==> flow/design.v <==
module axi_s_to_fifos #(
    parameter integer FIFO_DEPTH = 32,
    parameter integer C_DATA_WIDTH = 32
)(
    input  logic                     clk,
    input  logic                     nrst,
    input  logic [31:0]  awaddr,
    input  logic [3:0]               awprot,
    input  logic                     awvalid,
    output logic                     awready,
    input  logic [C_DATA_WIDTH-1:0]  wdata,
    input  logic [C_DATA_WIDTH/8-1:0] wstrb,
    input  logic                     wvalid,
    output logic                     wready,
    output logic [1:0]               bresp,
    output logic                     bvalid,
    input  logic                     bready,
    input  logic [31:0]  araddr,
    input  logic [3:0]               arprot,
    input  logic                     arvalid,
    output logic                     arready,
    output logic [C_DATA_WIDTH-1:0]  rdata,
    output logic [1:0]               rresp,
    output logic                     rvalid,
    input  logic                     rready,
    input logic [C_DATA_WIDTH-1:0]  fifo_wdata,
    output logic                    fifo_full,
    output logic                    fifo_almost_full,
    input logic                     fifo_wena,
    output logic [C_DATA_WIDTH-1:0] fifo_rdata,
    output logic                    fifo_empty,
    output logic                    fifo_almost_empty,
    input logic                     fifo_rena
);
    localparam ADDR_STATUS  = 0;
    localparam ADDR_WRITE   = 1;
    localparam ADDR_READ    = 2;
    localparam BYTES        = C_DATA_WIDTH/8;
    localparam ADDR_LSB     = $clog2(BYTES); 
    logic [C_DATA_WIDTH-1:0]    reg_write   [0:FIFO_DEPTH-1];
    logic [C_DATA_WIDTH-1:0]    reg_read    [0:FIFO_DEPTH-1];
    logic [31:0]                araddr_reg;
    logic [31:0]                awaddr_reg;
    logic [C_DATA_WIDTH-1:0]    wdata_reg;
    logic full2;
    logic almost_full2;
    logic empty2;
    logic almost_empty2;
    logic full1;
    logic almost_full1;
    logic empty1;
    logic almost_empty1;
    logic wrote_axi;
    logic rd_pop;
    logic push_fifo1;
    logic pop_fifo1;
    logic push_fifo2;
    logic pop_fifo2;
    localparam int INDEX_W = $clog2(FIFO_DEPTH);
    logic [INDEX_W-1:0] write_index_axi, read_index_axi;
    logic [INDEX_W-1:0] write_index_fifo, read_index_fifo;
    logic [INDEX_W:0]   size_fifo1, size_fifo2;
    typedef enum logic {
        IDLE_READ,
        READ_DATA
    } state_read;
    state_read state_r;
    always_ff @(posedge clk or negedge nrst) begin
        if (!nrst) begin
            arready             <= 0;
            araddr_reg          <= 0;
            rdata               <= 0;
            rresp               <= 0;
            rvalid              <= 0;
            state_r             <= IDLE_READ;
            read_index_axi      <= 0;
            rd_pop              <= 0;
        end else begin
            case (state_r)
                IDLE_READ: begin
                    arready     <= 1;
                    if (arvalid && arready) begin
                        araddr_reg  <= araddr;
                        state_r     <= READ_DATA;
                        arready <= 0;
                    end
                end
                READ_DATA: begin
                    if (!rvalid) begin
                        rvalid  <= 1;
                        rresp   <= 0;
                        rd_pop  <= (araddr_reg[31:ADDR_LSB] == ADDR_READ) && !empty1;
                        if (araddr_reg[31:ADDR_LSB] == ADDR_STATUS) begin
                            rdata   <= {28'b0,
                                        full2,
                                        almost_full2,
                                        empty1,
                                        almost_empty1};
                        end else if (araddr_reg[31:ADDR_LSB] == ADDR_READ && !empty1) begin
                            rdata   <= reg_read[read_index_axi];
                        end else begin
                            rdata   <= 0;
                        end
                    end else if (rready) begin
                        if (rd_pop) begin
                            read_index_axi <= read_index_axi + 1;
                            if (read_index_axi == FIFO_DEPTH - 1) begin
                                read_index_axi <= 0;
                            end
                        end
                        rvalid  <= 0;
                        state_r <= IDLE_READ;
                    end
                end
                default: begin
                    state_r <= IDLE_READ;
                end
            endcase
        end
    end
    always_ff @(posedge clk or negedge nrst) begin
        if (!nrst) begin
            for (int i = 0; i < FIFO_DEPTH; i++) begin
                reg_read[i]     <= '0;
            end
            write_index_fifo    <= 0;
        end else begin
            if (fifo_wena && !full1) begin
                reg_read[write_index_fifo] <= fifo_wdata;
                write_index_fifo <= write_index_fifo + 1;
                if (write_index_fifo == FIFO_DEPTH - 1) begin
                    write_index_fifo <= 0;
                end
            end
        end
    end
    always_comb begin
        push_fifo1 = (fifo_wena && !full1);
        pop_fifo1 = rd_pop && (state_r == READ_DATA) && (rready && rvalid);
    end
    always_ff @(posedge clk or negedge nrst) begin
        if (!nrst) begin
            size_fifo1 <= FIFO_DEPTH;
        end else begin
            size_fifo1 <= size_fifo1 + pop_fifo1 - push_fifo1;
        end
    end
    typedef enum logic [1:0] {
        IDLE_WRITE,
        HAVE_AW,
        HAVE_W,
        RESP
    } state_write;
    state_write state_w;
    always_ff @(posedge clk or negedge nrst) begin
        if (!nrst) begin
            awready         <= 0;
            wready          <= 0;
            bvalid          <= 0;
            bresp           <= 0;
            awaddr_reg      <= 0;
            wdata_reg       <= 0;
            wrote_axi       <= 0;
            write_index_axi <= 0;
            state_w         <= IDLE_WRITE;
            for (int i = 0; i < FIFO_DEPTH; i++) begin
                reg_write[i] <= '0;
            end
        end else begin
            case (state_w)
                IDLE_WRITE: begin
                    awready <= 1;
                    wready  <= 1;
                    wrote_axi   <= 0;
                    if ((wvalid && wready) && (awvalid && awready)) begin
                        wdata_reg   <= wdata;
                        awaddr_reg  <= awaddr;
                        wready      <= 0;
                        awready     <= 0;
                        state_w     <= RESP;
                    end else if (awvalid && awready) begin
                        awaddr_reg  <= awaddr;
                        awready     <= 0;
                        state_w     <= HAVE_AW;
                    end else if (wvalid && wready) begin
                        wdata_reg   <= wdata;
                        wready      <= 0;
                        state_w     <= HAVE_W;
                    end
                end
                HAVE_AW: begin
                    wready  <= 1;
                    if (wvalid && wready) begin
                        wdata_reg   <= wdata;
                        wready      <= 0;
                        state_w     <= RESP;
                    end
                end
                HAVE_W: begin
                    awready <= 1;
                    if (awvalid && awready) begin
                        awaddr_reg  <= awaddr;
                        awready     <= 0;
                        state_w     <= RESP;
                    end
                end
                RESP: begin
                    if (awaddr_reg[31:ADDR_LSB] == ADDR_WRITE && !wrote_axi && !full2) begin
                        reg_write[write_index_axi] <= wdata_reg;
                        write_index_axi <= write_index_axi + 1;
                        if (write_index_axi == FIFO_DEPTH - 1) begin
                            write_index_axi <= 0;
                        end
                        wrote_axi <= 1;
                    end
                    bvalid  <= 1;
                    bresp   <= 0;
                    if (bready && bvalid) begin
                        bvalid  <= 0;
                        state_w <= IDLE_WRITE;
                    end
                end
                default: begin
                    state_w <= IDLE_WRITE;
                end
            endcase
        end
    end
    always_ff @(posedge clk or negedge nrst) begin
        if (!nrst) begin
            read_index_fifo <= 0;
        end else begin
            if (fifo_rena && !empty2) begin
                read_index_fifo <= read_index_fifo + 1;
                if (read_index_fifo == FIFO_DEPTH - 1) begin
                    read_index_fifo <= 0;
                end
            end
        end
    end
    always_comb begin
        pop_fifo2 = (fifo_rena && !empty2);
        push_fifo2 = (awaddr_reg[31:ADDR_LSB] == ADDR_WRITE && !wrote_axi && !full2) && (state_w == RESP);
    end
    always_ff @(posedge clk or negedge nrst) begin
        if (!nrst) begin
            size_fifo2 <= FIFO_DEPTH;
        end else begin
            size_fifo2 <= size_fifo2 + pop_fifo2 - push_fifo2;
        end
    end
    always_comb fifo_rdata = reg_write[read_index_fifo];
    always_comb begin
        empty2        = size_fifo2 == FIFO_DEPTH;
        almost_empty2 = size_fifo2 == (FIFO_DEPTH - 1);
        full2         = size_fifo2 == 0;
        almost_full2  = size_fifo2 == 1;
        empty1         = size_fifo1 == FIFO_DEPTH;
        almost_empty1  = size_fifo1 == (FIFO_DEPTH - 1);
        full1          = size_fifo1 == 0;
        almost_full1   = size_fifo1 == 1;
        fifo_full           = full1;
        fifo_almost_full    = almost_full1;
        fifo_empty          = empty2;
        fifo_almost_empty   = almost_empty2;
    end
endmodule
Reports on axi_s_to_fifos. The steps from the RTL of axi_s_to_fifos to its reports follow in flow order. Line numbers count from 1 in the design file above. A cell with n/a has no value.

Design top: axi_s_to_fifos. Clock: clk. Cell library: sky130hd. Corner: tt_025C_1v80.

Elaborated design. Yosys after proc, flatten, opt, wreduce and memory -nomap, before mapping. Print and check cells are not counted. Equal cells are merged and count once.

The entry for elaborated cells reads 373. The figure for output and inout bits is 77. The figure for bits of input ports is 149. The figure for register bits is 2218.

The entry for equal/unequal tests reads 141. The figure for reductions and logical operators is 102. The figure for bitwise gates (word level) is 2. The figure for mux-type cells is 37. The figure for $add $sub $neg is 8.

Operators by type and width (number): 32-bit case mux with 32-bit select (2); 5-bit == test with constant B (64); 32-bit two-way mux (7); 5-bit by 4-bit == test with 1-bit output with constant B (32); 32-bit case mux with 2-bit select (2); 3-bit AND reduction (32); 5-bit by 3-bit == test with 1-bit output with constant B (16); 2-bit AND reduction (37); 5-bit by 2-bit == test with 1-bit output with constant B (8); 30-bit by 1-bit == test with 1-bit output with constant B (1); 30-bit by 2-bit == test with 1-bit output with constant B (1); 30-bit logical NOT (1); 5-bit by 1-bit adder with 5-bit output with constant B (4); 5-bit by 1-bit == test with 1-bit output with constant B (4); 5-bit logical NOT (4); 5-bit two-way mux (4); 1-bit logical AND (14); 6-bit by 1-bit adder with 6-bit output (2); 6-bit by 1-bit subtractor with 6-bit output (2); 6-bit by 1-bit == test with 1-bit output with constant B (2); 6-bit by 5-bit == test with 1-bit output with constant B (2); 6-bit == test with constant B (2); 6-bit logical NOT (2); 2-bit two-way mux (6); 1-bit two-way mux (11); 2-bit != test with constant B (4); 2-bit case mux with 4-bit select (1); 1-bit case mux with 2-bit select (4).

Not listed: further kinds 11, cells in them 19.

Longest topological paths. Yosys ltp: most cells in a row. Word level: on the elaborated netlist, between registers, memories and ports. Mapped: between sequential cells and ports; inverters and the memories' decode and read muxes count.

The entry for depth in word-level cells reads 5. For ABC_AREA the number is 0. Under mapped depth stands 16. For depth with buffers taken out the number is 15.

Netlist. The flow's flattened synthesis, as Yosys stat reports it; memories are mapped. The netlist is that of the ABC_AREA named above (0 if unset); the other value can give another one. The area totals of this step are shown rounded.

Cell types: sky130_fd_sc_hd__dfrtp_1 (number 2213, total area 5.54E+04 um^2); sky130_fd_sc_hd__mux2_2 (number 2200, total area 2.48E+04 um^2); sky130_fd_sc_hd__a22oi_1 (number 372, total area 2.79E+03 um^2); sky130_fd_sc_hd__mux2i_1 (number 198, total area 1.98E+03 um^2); sky130_fd_sc_hd__clkbuf_1 (number 416, total area 1.56E+03 um^2); sky130_fd_sc_hd__nand2_1 (number 200, total area 750.72 um^2); sky130_fd_sc_hd__a22o_1 (number 83, total area 726.947 um^2); sky130_fd_sc_hd__buf_2 (number 144, total area 720.691 um^2); sky130_fd_sc_hd__a221oi_1 (number 82, total area 718.189 um^2); sky130_fd_sc_hd__a222oi_1 (number 61, total area 610.586 um^2); sky130_fd_sc_hd__o21ai_0 (number 118, total area 590.566 um^2); sky130_fd_sc_hd__ha_1 (number 46, total area 575.552 um^2); sky130_fd_sc_hd__nor2_1 (number 147, total area 551.779 um^2); sky130_fd_sc_hd__o22ai_1 (number 84, total area 525.504 um^2); sky130_fd_sc_hd__buf_1 (number 110, total area 412.896 um^2); sky130_fd_sc_hd__a21oi_1 (number 76, total area 380.365 um^2); sky130_fd_sc_hd__nand3_1 (number 73, total area 365.35 um^2); sky130_fd_sc_hd__nand4_1 (number 52, total area 325.312 um^2).

Not listed: further types 70, cells in them 642.

The figure for synthesis area is 98800 um^2. Under flip-flops stands 2216. Cells in the netlist: 7317.

Timing after synthesis. Path of least setup slack by OpenSTA after synthesis, without wires, with an ideal clock, recovery checks aside; 20% of the period is set as input and as output delay. Where synthesis merged equal registers, the netlist keeps one of their names.

Kind: reg2out. Start point: register read_index_fifo[2]. End point: output fifo_rdata[13]. The figure for slack is 4.017 ns. Under path buffers stands 3. The figure for period is 8.0 ns. The figure for launch time at the first pin is 0.000 ns. The entry for delay of the path reads 2.383 ns. The entry for output delay reads 1.600 ns. For required time the number is 6.400 ns. Under stages stands 11. Under data arrival time stands 2.383 ns. The figure for period reached after synthesis is 3.983 ns.

"delay of the path" is the arrival time less input delay plus setup time. A path that ends at an output port has no setup time. "stages": output pins that drive a net of the path, with the launching flip-flop's if there is one; two outputs of one cell count as two. "period reached after synthesis" = period - worst setup slack (recovery checks aside). The figure is calculated, with input and output delays left at 20% of the set period. Between the ends stands the longest chain of elaborated cells between them, by number of cells; it is not shown to be the way that was timed. Of several equally long chains one is given. Each line given opens the expression or statement behind the cell; cells for indexed reads and writes are added by Yosys, which also makes memories of some case tables. A register here has more assigning lines than the two given.

Path through: sky130_fd_sc_hd__dfrtp_1 > sky130_fd_sc_hd__buf_2 > sky130_fd_sc_hd__buf_2 > sky130_fd_sc_hd__nand2_1 > sky130_fd_sc_hd__nor2_1 > sky130_fd_sc_hd__ha_1 > sky130_fd_sc_hd__clkbuf_1 > sky130_fd_sc_hd__a222oi_1 > sky130_fd_sc_hd__nand2_1 > sky130_fd_sc_hd__or4_1 > sky130_fd_sc_hd__o32a_1. Under length of the longest elaborated chain stands 2.

RTL lines, path post-synthesis: start: declaration (RTL line 61) `logic [INDEX_W-1:0] write_index_fifo, read_index_fifo;`; start: assignment (RTL line 231) `read_index_fifo <= 0;`; start: assignment (RTL line 234) `read_index_fifo <= read_index_fifo + 1;`; 5-bit == test (RTL line 252) `always_comb fifo_rdata = reg_write[read_index_fifo];`; 32-bit case mux with 32-bit select (RTL line 252); end: declaration (RTL line 30) `output logic [C_DATA_WIDTH-1:0] fifo_rdata,`.

Worst path after layout. Path of least setup slack in the final report of record 1 (OpenROAD, finished layout, wires in). Where an end is a register, its clock arrival counts in the times.

Kind: reg2out. Start point: register read_index_fifo[3]. End point: output fifo_rdata[24]. Under path buffers stands 3. For required time the number is 5.81 ns. The figure for slack is 0.89 ns. The entry for output delay reads 1.45 ns. Under data arrival time stands 4.92 ns. The figure for launch time at the first pin is 0.90 ns. The figure for period is 7.26 ns. Under stages stands 10.

Between the ends stands the longest chain of elaborated cells between them, by number of cells; it is not shown to be the way that was timed. Of several equally long chains one is given. A register here has more assigning lines than the two given.

Path through: sky130_fd_sc_hd__dfrtp_4 > sky130_fd_sc_hd__buf_12 > sky130_fd_sc_hd__nand2b_1 > sky130_fd_sc_hd__nor2_2 > sky130_fd_sc_hd__buf_4 > sky130_fd_sc_hd__a222oi_1 > sky130_fd_sc_hd__o211ai_1 > sky130_fd_sc_hd__nor4_2 > sky130_fd_sc_hd__a21oi_1 > sky130_fd_sc_hd__clkdlybuf4s50_1. Under length of the longest elaborated chain stands 2.

RTL lines, path after layout: start: declaration (RTL line 61) `logic [INDEX_W-1:0] write_index_fifo, read_index_fifo;`; start: assignment (RTL line 231) `read_index_fifo <= 0;`; start: assignment (RTL line 234) `read_index_fifo <= read_index_fifo + 1;`; 5-bit == test (RTL line 252) `always_comb fifo_rdata = reg_write[read_index_fifo];`; 32-bit case mux with 32-bit select (RTL line 252); end: declaration (RTL line 30) `output logic [C_DATA_WIDTH-1:0] fifo_rdata,`.

Appendix: measured runs

Module axi_s_to_fifos, platform sky130hd: 3 stored runs of the flow (Yosys, OpenROAD) with differing settings, in no particular order. Input and output delays are each 20% of the period that was set; the output load is 0.01 pF. By "clock period achieved" is meant the clock period of the run minus its worst setup slack. This is arithmetic on one report: input and output delays are still those of the set period (20% each). "total power after layout" is the tool's figure for a default switching activity; nothing was simulated. Measured values are rounded.

Record 1 has these settings: CORE_UTILIZATION 40; SETUP_SLACK_MARGIN 0.94; period_ns 7.26; CAP_MARGIN 20; CORE_MARGIN 2; SLEW_MARGIN 20. The smallest setup slack is 0.886 ns. The die size reads 251000 um^2. The standard-cell area after layout stands at 113000 um^2. The total power after layout reads 0.0348 W. The netlist area reported by Yosys is 98800 um^2. For the clock period achieved the run shows 6.374 ns.

Record 2 has these settings: CELL_PAD_IN_SITES_GLOBAL_PLACEMENT 0; CORE_MARGIN 2; CORE_UTILIZATION 18; PLACE_DENSITY_LB_ADDON 0.0; period_ns 10.2; CAP_MARGIN 20; SLEW_MARGIN 20. The die size reads 555000 um^2. The smallest setup slack is 2.27 ns. The netlist area reported by Yosys is 98800 um^2. For the clock period achieved the run shows 7.927 ns. The standard-cell area after layout stands at 121000 um^2. The total power after layout reads 0.0276 W.

Record 3 has these settings: ABC_AREA 0; CELL_PAD_IN_SITES_DETAIL_PLACEMENT 2; CELL_PAD_IN_SITES_GLOBAL_PLACEMENT 1; CORE_MARGIN 9; CORE_UTILIZATION 16; CTS_CLUSTER_SIZE 98; PLACE_DENSITY_LB_ADDON 0.0; SETUP_SLACK_MARGIN 2.89; SLEW_MARGIN 10; period_ns 10.2; CAP_MARGIN 20. For the clock period achieved the run shows 7.107 ns. The total power after layout reads 0.0286 W. The die size reads 646000 um^2. The smallest setup slack is 3.09 ns. The netlist area reported by Yosys is 98800 um^2. The standard-cell area after layout stands at 124000 um^2.
